==> flow/design.v <==
module mul(
    input         mul_clk,
    input         resetn,
    input         mul_signed,
    input  [31:0] x,
    input  [31:0] y,
    input         de_to_ex_valid,
    input         ex_allowin,
    output [63:0] result
);
    wire [16:0] booth_c;                              
    wire [63:0] booth_part_prod [16:0];               
    wire [16:0] part_prod [63:0];                     
    wire [63:0] x_mul = {{32{x[31]&mul_signed}}, x}; 
    wire [33:0] y_mul = {{ 2{y[31]&mul_signed}}, y};
    genvar j;
    generate
    for(j = 0; j < 17; j = j + 1) begin : booth
        if(j == 0) begin
          booth_2b booth_0(
                            .Y({y_mul[1:0], 1'b0}), 
                            .X(x_mul             ),
                            .P(booth_part_prod[0]), 
                            .C(booth_c[0]        )
                          );
        end else begin
          booth_2b booth(
                            .Y(y_mul[2*j+1:2*j-1]), 
                            .X(x_mul<<(2*j)      ), 
                            .P(booth_part_prod[j]), 
                            .C(booth_c[j]        )
                        );
        end
    end
    endgenerate
    genvar k;
    generate
    for(k = 0; k < 64; k = k + 1)
        begin: switch
            assign part_prod[k] = {
                                        booth_part_prod[16][k],
                                        booth_part_prod[15][k], 
                                        booth_part_prod[14][k], 
                                        booth_part_prod[13][k], 
                                        booth_part_prod[12][k], 
                                        booth_part_prod[11][k], 
                                        booth_part_prod[10][k], 
                                        booth_part_prod[ 9][k], 
                                        booth_part_prod[ 8][k], 
                                        booth_part_prod[ 7][k], 
                                        booth_part_prod[ 6][k], 
                                        booth_part_prod[ 5][k], 
                                        booth_part_prod[ 4][k], 
                                        booth_part_prod[ 3][k], 
                                        booth_part_prod[ 2][k], 
                                        booth_part_prod[ 1][k], 
                                        booth_part_prod[ 0][k]
                                  };
        end
    endgenerate
    reg  [16:0] booth_c_r;               
    reg  [16:0] part_prod_r[63:0];       
    wire [13:0] c[63:0];                 
    wire [63:0] add_src1, add_src2;      
    always @(posedge mul_clk)
    begin
        if(de_to_ex_valid & ex_allowin) begin
                booth_c_r <= booth_c;
        end
    end
    genvar m;
    generate
        for(m = 0; m < 64; m = m + 1) begin : part_prod_trans
            always @(posedge mul_clk)
            begin
                if(de_to_ex_valid & ex_allowin) begin
                    part_prod_r[m] <= part_prod[m];
                end
            end
        end
    endgenerate
    assign c[0] = booth_c_r[13:0];
    assign add_src2[0] = booth_c_r[14];
    genvar i;
    generate
    for(i = 0; i < 64; i = i + 1) 
    begin: wallace
        if(i < 63) begin
            wallace_16 wallace(
                                    .cin    (c[i]          ), 
                                    .data_in(part_prod_r[i]), 
                                    .cout   (c[i+1]        ), 
                                    .C      (add_src2[i+1] ), 
                                    .S      (add_src1[i]   )
                               );
        end else begin
            wallace_16 wallace_63(
                                    .cin    (c[63]          ),
                                    .data_in(part_prod_r[63]), 
                                    .S      (add_src1[63]   )
                                 );
        end
    end
    endgenerate
    assign result = add_src1 + add_src2 + booth_c_r[15] + booth_c_r[16];
endmodule
module booth_2b(
    input [2:0] Y,
    input [63:0] X,
    output [63:0] P,
    output C
);
    assign P = Y==3'b001 ? X      :
               Y==3'b010 ? X      :
               Y==3'b011 ? X<<1   :
               Y==3'b100 ? ~(X<<1):
               Y==3'b101 ? ~X     :
               Y==3'b110 ? ~X     :
                           68'd0;
    assign C = Y==3'b100 || Y==3'b101 || Y==3'b110;
endmodule
module wallace_16(
    input  [13:0] cin,
    input  [16:0] data_in,
    output [13:0] cout,
    output        C,
    output        S
);
    wire B1_2, A1_2, C1_3, B1_3, A1_3, A2_0, C2_1, B2_1, A2_1, B3_1, A3_1, A4_0, B4_0, A5_0;
    function [1:0] Add_1;
        input A, B, CIN;
        begin
          Add_1 = A + B + CIN;
        end
    endfunction
    assign {cout[ 0], B1_2} = Add_1(data_in[ 4], data_in[ 3], data_in[ 2]),
           {cout[ 1], A1_2} = Add_1(data_in[ 7], data_in[ 6], data_in[ 5]),
           {cout[ 2], C1_3} = Add_1(data_in[10], data_in[ 9], data_in[ 8]),
           {cout[ 3], B1_3} = Add_1(data_in[13], data_in[12], data_in[11]),
           {cout[ 4], A1_3} = Add_1(data_in[16], data_in[15], data_in[14]),
           {cout[ 5], A2_0} = Add_1(    cin[ 2],     cin[ 1],     cin[ 0]),
           {cout[ 6], C2_1} = Add_1(data_in[ 0],     cin[ 4],     cin[ 3]),
           {cout[ 7], B2_1} = Add_1(       A1_2,        B1_2, data_in[ 1]),
           {cout[ 8], A2_1} = Add_1(       A1_3,        B1_3,        C1_3),
           {cout[ 9], B3_1} = Add_1(       A2_0,     cin[ 6],     cin[ 5]),
           {cout[10], A3_1} = Add_1(       A2_1,        B2_1,        C2_1),
           {cout[11], B4_0} = Add_1(    cin[ 9],     cin[ 8],     cin[ 7]),
           {cout[12], A4_0} = Add_1(       A3_1,        B3_1,     cin[10]),
           {cout[13], A5_0} = Add_1(       A4_0,        B4_0,     cin[11]),
           {C       , S   } = Add_1(       A5_0,     cin[13],     cin[12]);
endmodule
Tool chain data of mul
What the tools print for mul, step after step. Lines are those of the file above, counted from 1. Library cell names are shortened. A cell with n/a has no value.

Design top: mul. Clock input: mul_clk. Standard-cell library: sky130hd. Timing corner: tt_025C_1v80.

Word-level counts
Source: Yosys, flattened and elaborated. Widths are those after wreduce. Registers that Yosys merges into a memory's read port (data or address) are not register bits. Print and check cells do not count.

For bits in registers the number is 1105. For bits of input ports the number is 69.

Mux-type cells: 99. For $add $sub $neg the number is 1923. For reduce/logical cells the number is 49. The figure for equality and inequality tests is 99. Bitwise gates (word level): 37.

Operators by type and width (number): 64-bit two-way mux (99); 64-bit NOT (34); 1-bit by 1-bit adder with 2-bit output (945); 2-bit by 1-bit adder with 2-bit output (945); 3-bit == test (second input constant) (48); 64-bit by 1-bit adder with 64-bit output (2); 3-bit by 2-bit == test with 1-bit output (second input constant) (32); 64-bit adder (1); 3-bit by 1-bit == test with 1-bit output (second input constant) (16); 3-bit OR reduction (16); 1-bit logical OR (33); 1-bit adder (30); 2-bit == test (second input constant) (2); 1-bit bitwise AND (3); 2-bit by 1-bit == test with 1-bit output (second input constant) (1).

Depth
Longest topological path by Yosys (ltp), each cell counted once; first at word level (registers and memories cut), then after technology mapping (sequential cells cut; the memories' decode and read muxes count).

Under word-level depth stands 15. For ABC_AREA the number is 0. Under gate-level depth with buffers stands 23.

Mapped cells and area
The flow's flattened synthesis, as Yosys stat reports it; memories are mapped. The netlist is that of the ABC_AREA named above (0 if unset); the other value can give another one.

Chip area (Yosys): 55259.2 um2. Cells in the netlist: 4958. Buffer cells: 429. Flip-flop cells: 609. Under area of sequential cells stands 18287.5 um2.

Cell types (number): edfxtp_1 (609); fa_1 (770); xor2_1 (509); a22oi_1 (447); inv_1 (722); o21ai_0 (512); ha_1 (139); clkbuf_1 (345); xnor2_1 (71); a21oi_1 (123); and2_1 (64); nand2_1 (106); nor2_1 (95); a21o_1 (42); buf_1 (70); nand3_1 (44); a221o_1 (19); nor2b_1 (22).

Not listed: further types 60, cells in them 249. The figures by module come from a second, unflattened synthesis with its own total; it is not the netlist above.

The entry for cells (unflattened synthesis) reads 9878. Under area total of the unflattened synthesis stands 108146.2 um2.

Rows give one instance, submodules left out.

By module: booth_2b (cells 236, area 2304.7 um2, instances 17); mul (cells 1706, area 37736.2 um2, instances 1); wallace_16 (cells 65, area 488.0 um2, instances 64).

Worst setup path after synthesis
Path of least setup slack by OpenSTA after synthesis, without wires, with an ideal clock, recovery checks aside; 20% of the period is set as input and as output delay. Where synthesis merged equal registers, the netlist keeps one of their names.

Path kind: input-to-reg. Start: input port ex_allowin. End: register booth_c_r[0]. The entry for setup time reads 1.052 ns. The figure for data required time is 10.948 ns. Arrival time: 16.053 ns. Under input delay stands 2.400 ns. For path delay the number is 14.705 ns. Under period stands 12.0 ns. The figure for path slack is -5.105 ns. The entry for time at the first pin reads 2.400 ns. Driving pins on the path: 1. The figure for synthesis period reached is 17.105 ns.

"path delay" = arrival - input delay + setup time. "driving pins on the path" counts driving pins, that of a launching flip-flop among them; a cell with two outputs on the path counts twice. "synthesis period reached" = period - worst setup slack (recovery checks aside). The figure is calculated, with input and output delays left at 20% of the set period. The rows between start and end are the longest chain of elaborated cells between them; the timing report does not say that the signal goes this way. Where chains are equally long, one stands for them. Each line given opens the expression or statement behind the cell; cells for indexed reads and writes are added by Yosys, which also makes memories of some case tables.

Cell sequence: and2_1. The figure for length of the longest elaborated chain is 1. The entry for elaborated cells between the ends (all ways) reads 1. Those cells by class: logic: 1.

RTL lines, path after synthesis: from (decl) (RTL line 8) `input         ex_allowin,`; 1-bit bitwise AND (RTL line 67) `if(de_to_ex_valid & ex_allowin) begin`; to (assign) (RTL line 68) `booth_c_r <= booth_c;`; to (decl) (RTL line 61) `reg  [16:0] booth_c_r;`.

Timing after layout
Path of least setup slack in the final report of run 1 (OpenROAD, finished layout, wires in). Where an end is a register, its clock arrival counts in the times.

Path kind: reg-to-output. Start: register part_prod_r[0][16]. End: output port result[58]. The entry for time at the first pin reads 0.70 ns. The figure for data required time is 12.56 ns. Driving pins on the path: 21. Under period stands 15.7 ns. The figure for path slack is 2.56 ns. The figure for external output delay is 3.14 ns. Arrival time: 10.00 ns.

The rows between start and end are the longest chain of elaborated cells between them; the timing report does not say that the signal goes this way. Where chains are equally long, one stands for them.

Cell sequence: edfxtp_1 -> fa_1 -> inv_1 -> fa_1 -> fa_1 -> fa_1 -> fa_1 -> inv_1 -> fa_1 -> ha_1 -> ha_1 -> and3_1 -> nand3_1 -> o211ai_1 -> nor4_1 -> a21o_1 -> or3_4 -> a21oi_4 -> o22ai_1 -> xnor2_1 -> clkdlybuf4s50_1. The figure for length of the longest elaborated chain is 15. The entry for elaborated cells between the ends (all ways) reads 45. Those cells by class: add/sub: 45.

RTL lines, path after layout: from (decl) (RTL line 62) `reg  [16:0] part_prod_r[63:0];`; from (assign) (RTL line 77) `part_prod_r[m] <= part_prod[m];`; 1-bit by 1-bit adder with 2-bit output (RTL line 133) `Add_1 = A + B + CIN;`; 2-bit by 1-bit adder with 2-bit output (RTL line 133); 1-bit by 1-bit adder with 2-bit output (RTL line 133); 2-bit by 1-bit adder with 2-bit output (RTL line 133); 1-bit by 1-bit adder with 2-bit output (RTL line 133); 2-bit by 1-bit adder with 2-bit output (RTL line 133); 1-bit by 1-bit adder with 2-bit output (RTL line 133); 2-bit by 1-bit adder with 2-bit output (RTL line 133); 1-bit by 1-bit adder with 2-bit output (RTL line 133); 2-bit by 1-bit adder with 2-bit output (RTL line 133); 1-bit by 1-bit adder with 2-bit output (RTL line 133); 2-bit by 1-bit adder with 2-bit output (RTL line 133); 64-bit adder (RTL line 105) `assign result = add_src1 + add_src2 + booth_c_r[15] + booth_c_r[16];`; 64-bit by 1-bit adder with 64-bit output (2 in a row) (RTL line 105); to (decl) (RTL line 9) `output [63:0] result`.

## Implementation results

mul through Yosys and OpenROAD on sky130hd: 4 stored runs, unordered, with their settings and measured results. The constraints put input and output delay at 20% of the set period each and load the outputs with 0.01 pF. "clock period achieved" = clock period - worst setup slack. The figure is calculated, with input and output delays left at 20% of the set period. By "allowed time less slack (worst setup path)" is meant the share of the clock period that the worst setup path is allowed (20% is reserved at inputs, 20% at outputs), minus its slack. Clock arrival times at its registers enter into it.

Files of run 1:
==> flow/run.sh <==
#!/bin/bash
# the make line also repeats the synthesis and layout settings of config.mk as NAME=value (left out here)
make -C /OpenROAD-flow-scripts/flow DESIGN_CONFIG=/design/flow/config.mk WORK_HOME=/design/flow/orfs CLKGATE_MAP_FILE= finish
==> flow/config.mk <==
export PLATFORM = sky130hd
export DESIGN_NAME = mul
export DESIGN_NICKNAME = mul
export VERILOG_FILES = /design/flow/design.v
export SDC_FILE = /design/flow/constraint.sdc
export NUM_CORES = 4
export LEC_CHECK = 0
export CAP_MARGIN = 0
export CELL_PAD_IN_SITES_DETAIL_PLACEMENT = 1
export CORE_MARGIN = 6
export CORE_UTILIZATION = 40
export CTS_CLUSTER_DIAMETER = 202
export GPL_ROUTABILITY_DRIVEN = 0
export GPL_TIMING_DRIVEN = 0
export PLACE_DENSITY_LB_ADDON = 0.05
export SLEW_MARGIN = 20
export TNS_END_PERCENT = 10
==> flow/constraint.sdc <==
create_clock -name core_clock -period 15.7 [get_ports {mul_clk}]
set_input_delay 3.1400 -clock core_clock [delete_from_list [all_inputs] [get_ports {mul_clk}]]
set_output_delay 3.1400 -clock core_clock [all_outputs]
set_load 0.01 [all_outputs]

Results of run 1. The allowed time less slack (worst setup path) comes to 10.00 ns. Worst setup path type: reg-to-output. The clock period achieved comes to 13.136 ns. The worst setup slack after layout reads 2.564 ns. The area of the die is 147,210.0 um2. The synthesis area reads 55,259.2 um2. The measured worst-case hold slack is 3.164 ns. The utilization of the finished layout is 0.452. The area of the standard cells in the finished layout is 61,644.1 um2.

Files of run 2:
==> flow/run.sh <==
#!/bin/bash
# the make line also repeats the synthesis and layout settings of config.mk as NAME=value (left out here)
make -C /OpenROAD-flow-scripts/flow DESIGN_CONFIG=/design/flow/config.mk WORK_HOME=/design/flow/orfs CLKGATE_MAP_FILE= finish
==> flow/config.mk <==
export PLATFORM = sky130hd
export DESIGN_NAME = mul
export DESIGN_NICKNAME = mul
export VERILOG_FILES = /design/flow/design.v
export SDC_FILE = /design/flow/constraint.sdc
export NUM_CORES = 4
export LEC_CHECK = 0
export CAP_MARGIN = 20
export CORE_ASPECT_RATIO = 0.79
export CORE_MARGIN = 7
export CORE_UTILIZATION = 34
export CTS_CLUSTER_DIAMETER = 147
export GPL_ROUTABILITY_DRIVEN = 0
export MAX_ROUTING_LAYER = met4
export PLACE_DENSITY_LB_ADDON = 0.06
export SETUP_SLACK_MARGIN = 2.13
export SLEW_MARGIN = 25
==> flow/constraint.sdc <==
create_clock -name core_clock -period 7.64 [get_ports {mul_clk}]
set_input_delay 1.5280 -clock core_clock [delete_from_list [all_inputs] [get_ports {mul_clk}]]
set_output_delay 1.5280 -clock core_clock [all_outputs]
set_load 0.01 [all_outputs]

Results of run 2. The allowed time less slack (worst setup path) comes to 7.89 ns. Worst setup path type: reg-to-output. The clock period achieved comes to 9.413 ns. The worst setup slack after layout reads -1.773 ns. The area of the die is 174,090.0 um2. The synthesis area reads 55,259.2 um2. The measured worst-case hold slack is 1.438 ns. The utilization of the finished layout is 0.407. The area of the standard cells in the finished layout is 65,761.8 um2.

Files of run 3:
==> flow/run.sh <==
#!/bin/bash
# the make line also repeats the synthesis and layout settings of config.mk as NAME=value (left out here)
make -C /OpenROAD-flow-scripts/flow DESIGN_CONFIG=/design/flow/config.mk WORK_HOME=/design/flow/orfs CLKGATE_MAP_FILE= finish
==> flow/config.mk <==
export PLATFORM = sky130hd
export DESIGN_NAME = mul
export DESIGN_NICKNAME = mul
export VERILOG_FILES = /design/flow/design.v
export SDC_FILE = /design/flow/constraint.sdc
export NUM_CORES = 4
export LEC_CHECK = 0
export ABC_AREA = 1
export CAP_MARGIN = 30
export CELL_PAD_IN_SITES_DETAIL_PLACEMENT = 1
export CELL_PAD_IN_SITES_GLOBAL_PLACEMENT = 3
export CORE_ASPECT_RATIO = 1.27
export CORE_MARGIN = 2
export CORE_UTILIZATION = 32
export CTS_CLUSTER_SIZE = 71
export GPL_ROUTABILITY_DRIVEN = 1
export HOLD_SLACK_MARGIN = 0.25
export MIN_ROUTING_LAYER = met2
export PLACE_DENSITY_LB_ADDON = 0.04
export SETUP_SLACK_MARGIN = 1.65
export SLEW_MARGIN = 5
export TNS_END_PERCENT = 70
==> flow/constraint.sdc <==
create_clock -name core_clock -period 7.25 [get_ports {mul_clk}]
set_input_delay 1.4500 -clock core_clock [delete_from_list [all_inputs] [get_ports {mul_clk}]]
set_output_delay 1.4500 -clock core_clock [all_outputs]
set_load 0.01 [all_outputs]

Results of run 3. The allowed time less slack (worst setup path) comes to 7.03 ns. Worst setup path type: reg-to-output. The clock period achieved comes to 8.477 ns. The worst setup slack after layout reads -1.227 ns. The area of the die is 173,032.0 um2. The synthesis area reads 54,303.3 um2. The measured worst-case hold slack is 1.411 ns. The utilization of the finished layout is 0.412. The area of the standard cells in the finished layout is 69,640.5 um2.

Files of run 4:
==> flow/run.sh <==
#!/bin/bash
# the make line also repeats the synthesis and layout settings of config.mk as NAME=value (left out here)
make -C /OpenROAD-flow-scripts/flow DESIGN_CONFIG=/design/flow/config.mk WORK_HOME=/design/flow/orfs CLKGATE_MAP_FILE= finish
==> flow/config.mk <==
export PLATFORM = sky130hd
export DESIGN_NAME = mul
export DESIGN_NICKNAME = mul
export VERILOG_FILES = /design/flow/design.v
export SDC_FILE = /design/flow/constraint.sdc
export NUM_CORES = 4
export LEC_CHECK = 0
export CAP_MARGIN = 5
export CORE_MARGIN = 6
export CORE_UTILIZATION = 32
export CTS_CLUSTER_SIZE = 71
export GPL_ROUTABILITY_DRIVEN = 1
export MIN_ROUTING_LAYER = met2
export PLACE_DENSITY_LB_ADDON = 0.04
export SETUP_SLACK_MARGIN = 1.65
export SLEW_MARGIN = 5
export TNS_END_PERCENT = 70
==> flow/constraint.sdc <==
create_clock -name core_clock -period 7.25 [get_ports {mul_clk}]
set_input_delay 1.4500 -clock core_clock [delete_from_list [all_inputs] [get_ports {mul_clk}]]
set_output_delay 1.4500 -clock core_clock [all_outputs]
set_load 0.01 [all_outputs]

Results of run 4. The allowed time less slack (worst setup path) comes to 7.73 ns. Worst setup path type: reg-to-output. The clock period achieved comes to 9.181 ns. The worst setup slack after layout reads -1.931 ns. The area of the die is 182,803.0 um2. The synthesis area reads 55,259.2 um2. The measured worst-case hold slack is 1.142 ns. The utilization of the finished layout is 0.389. The area of the standard cells in the finished layout is 66,346.1 um2.
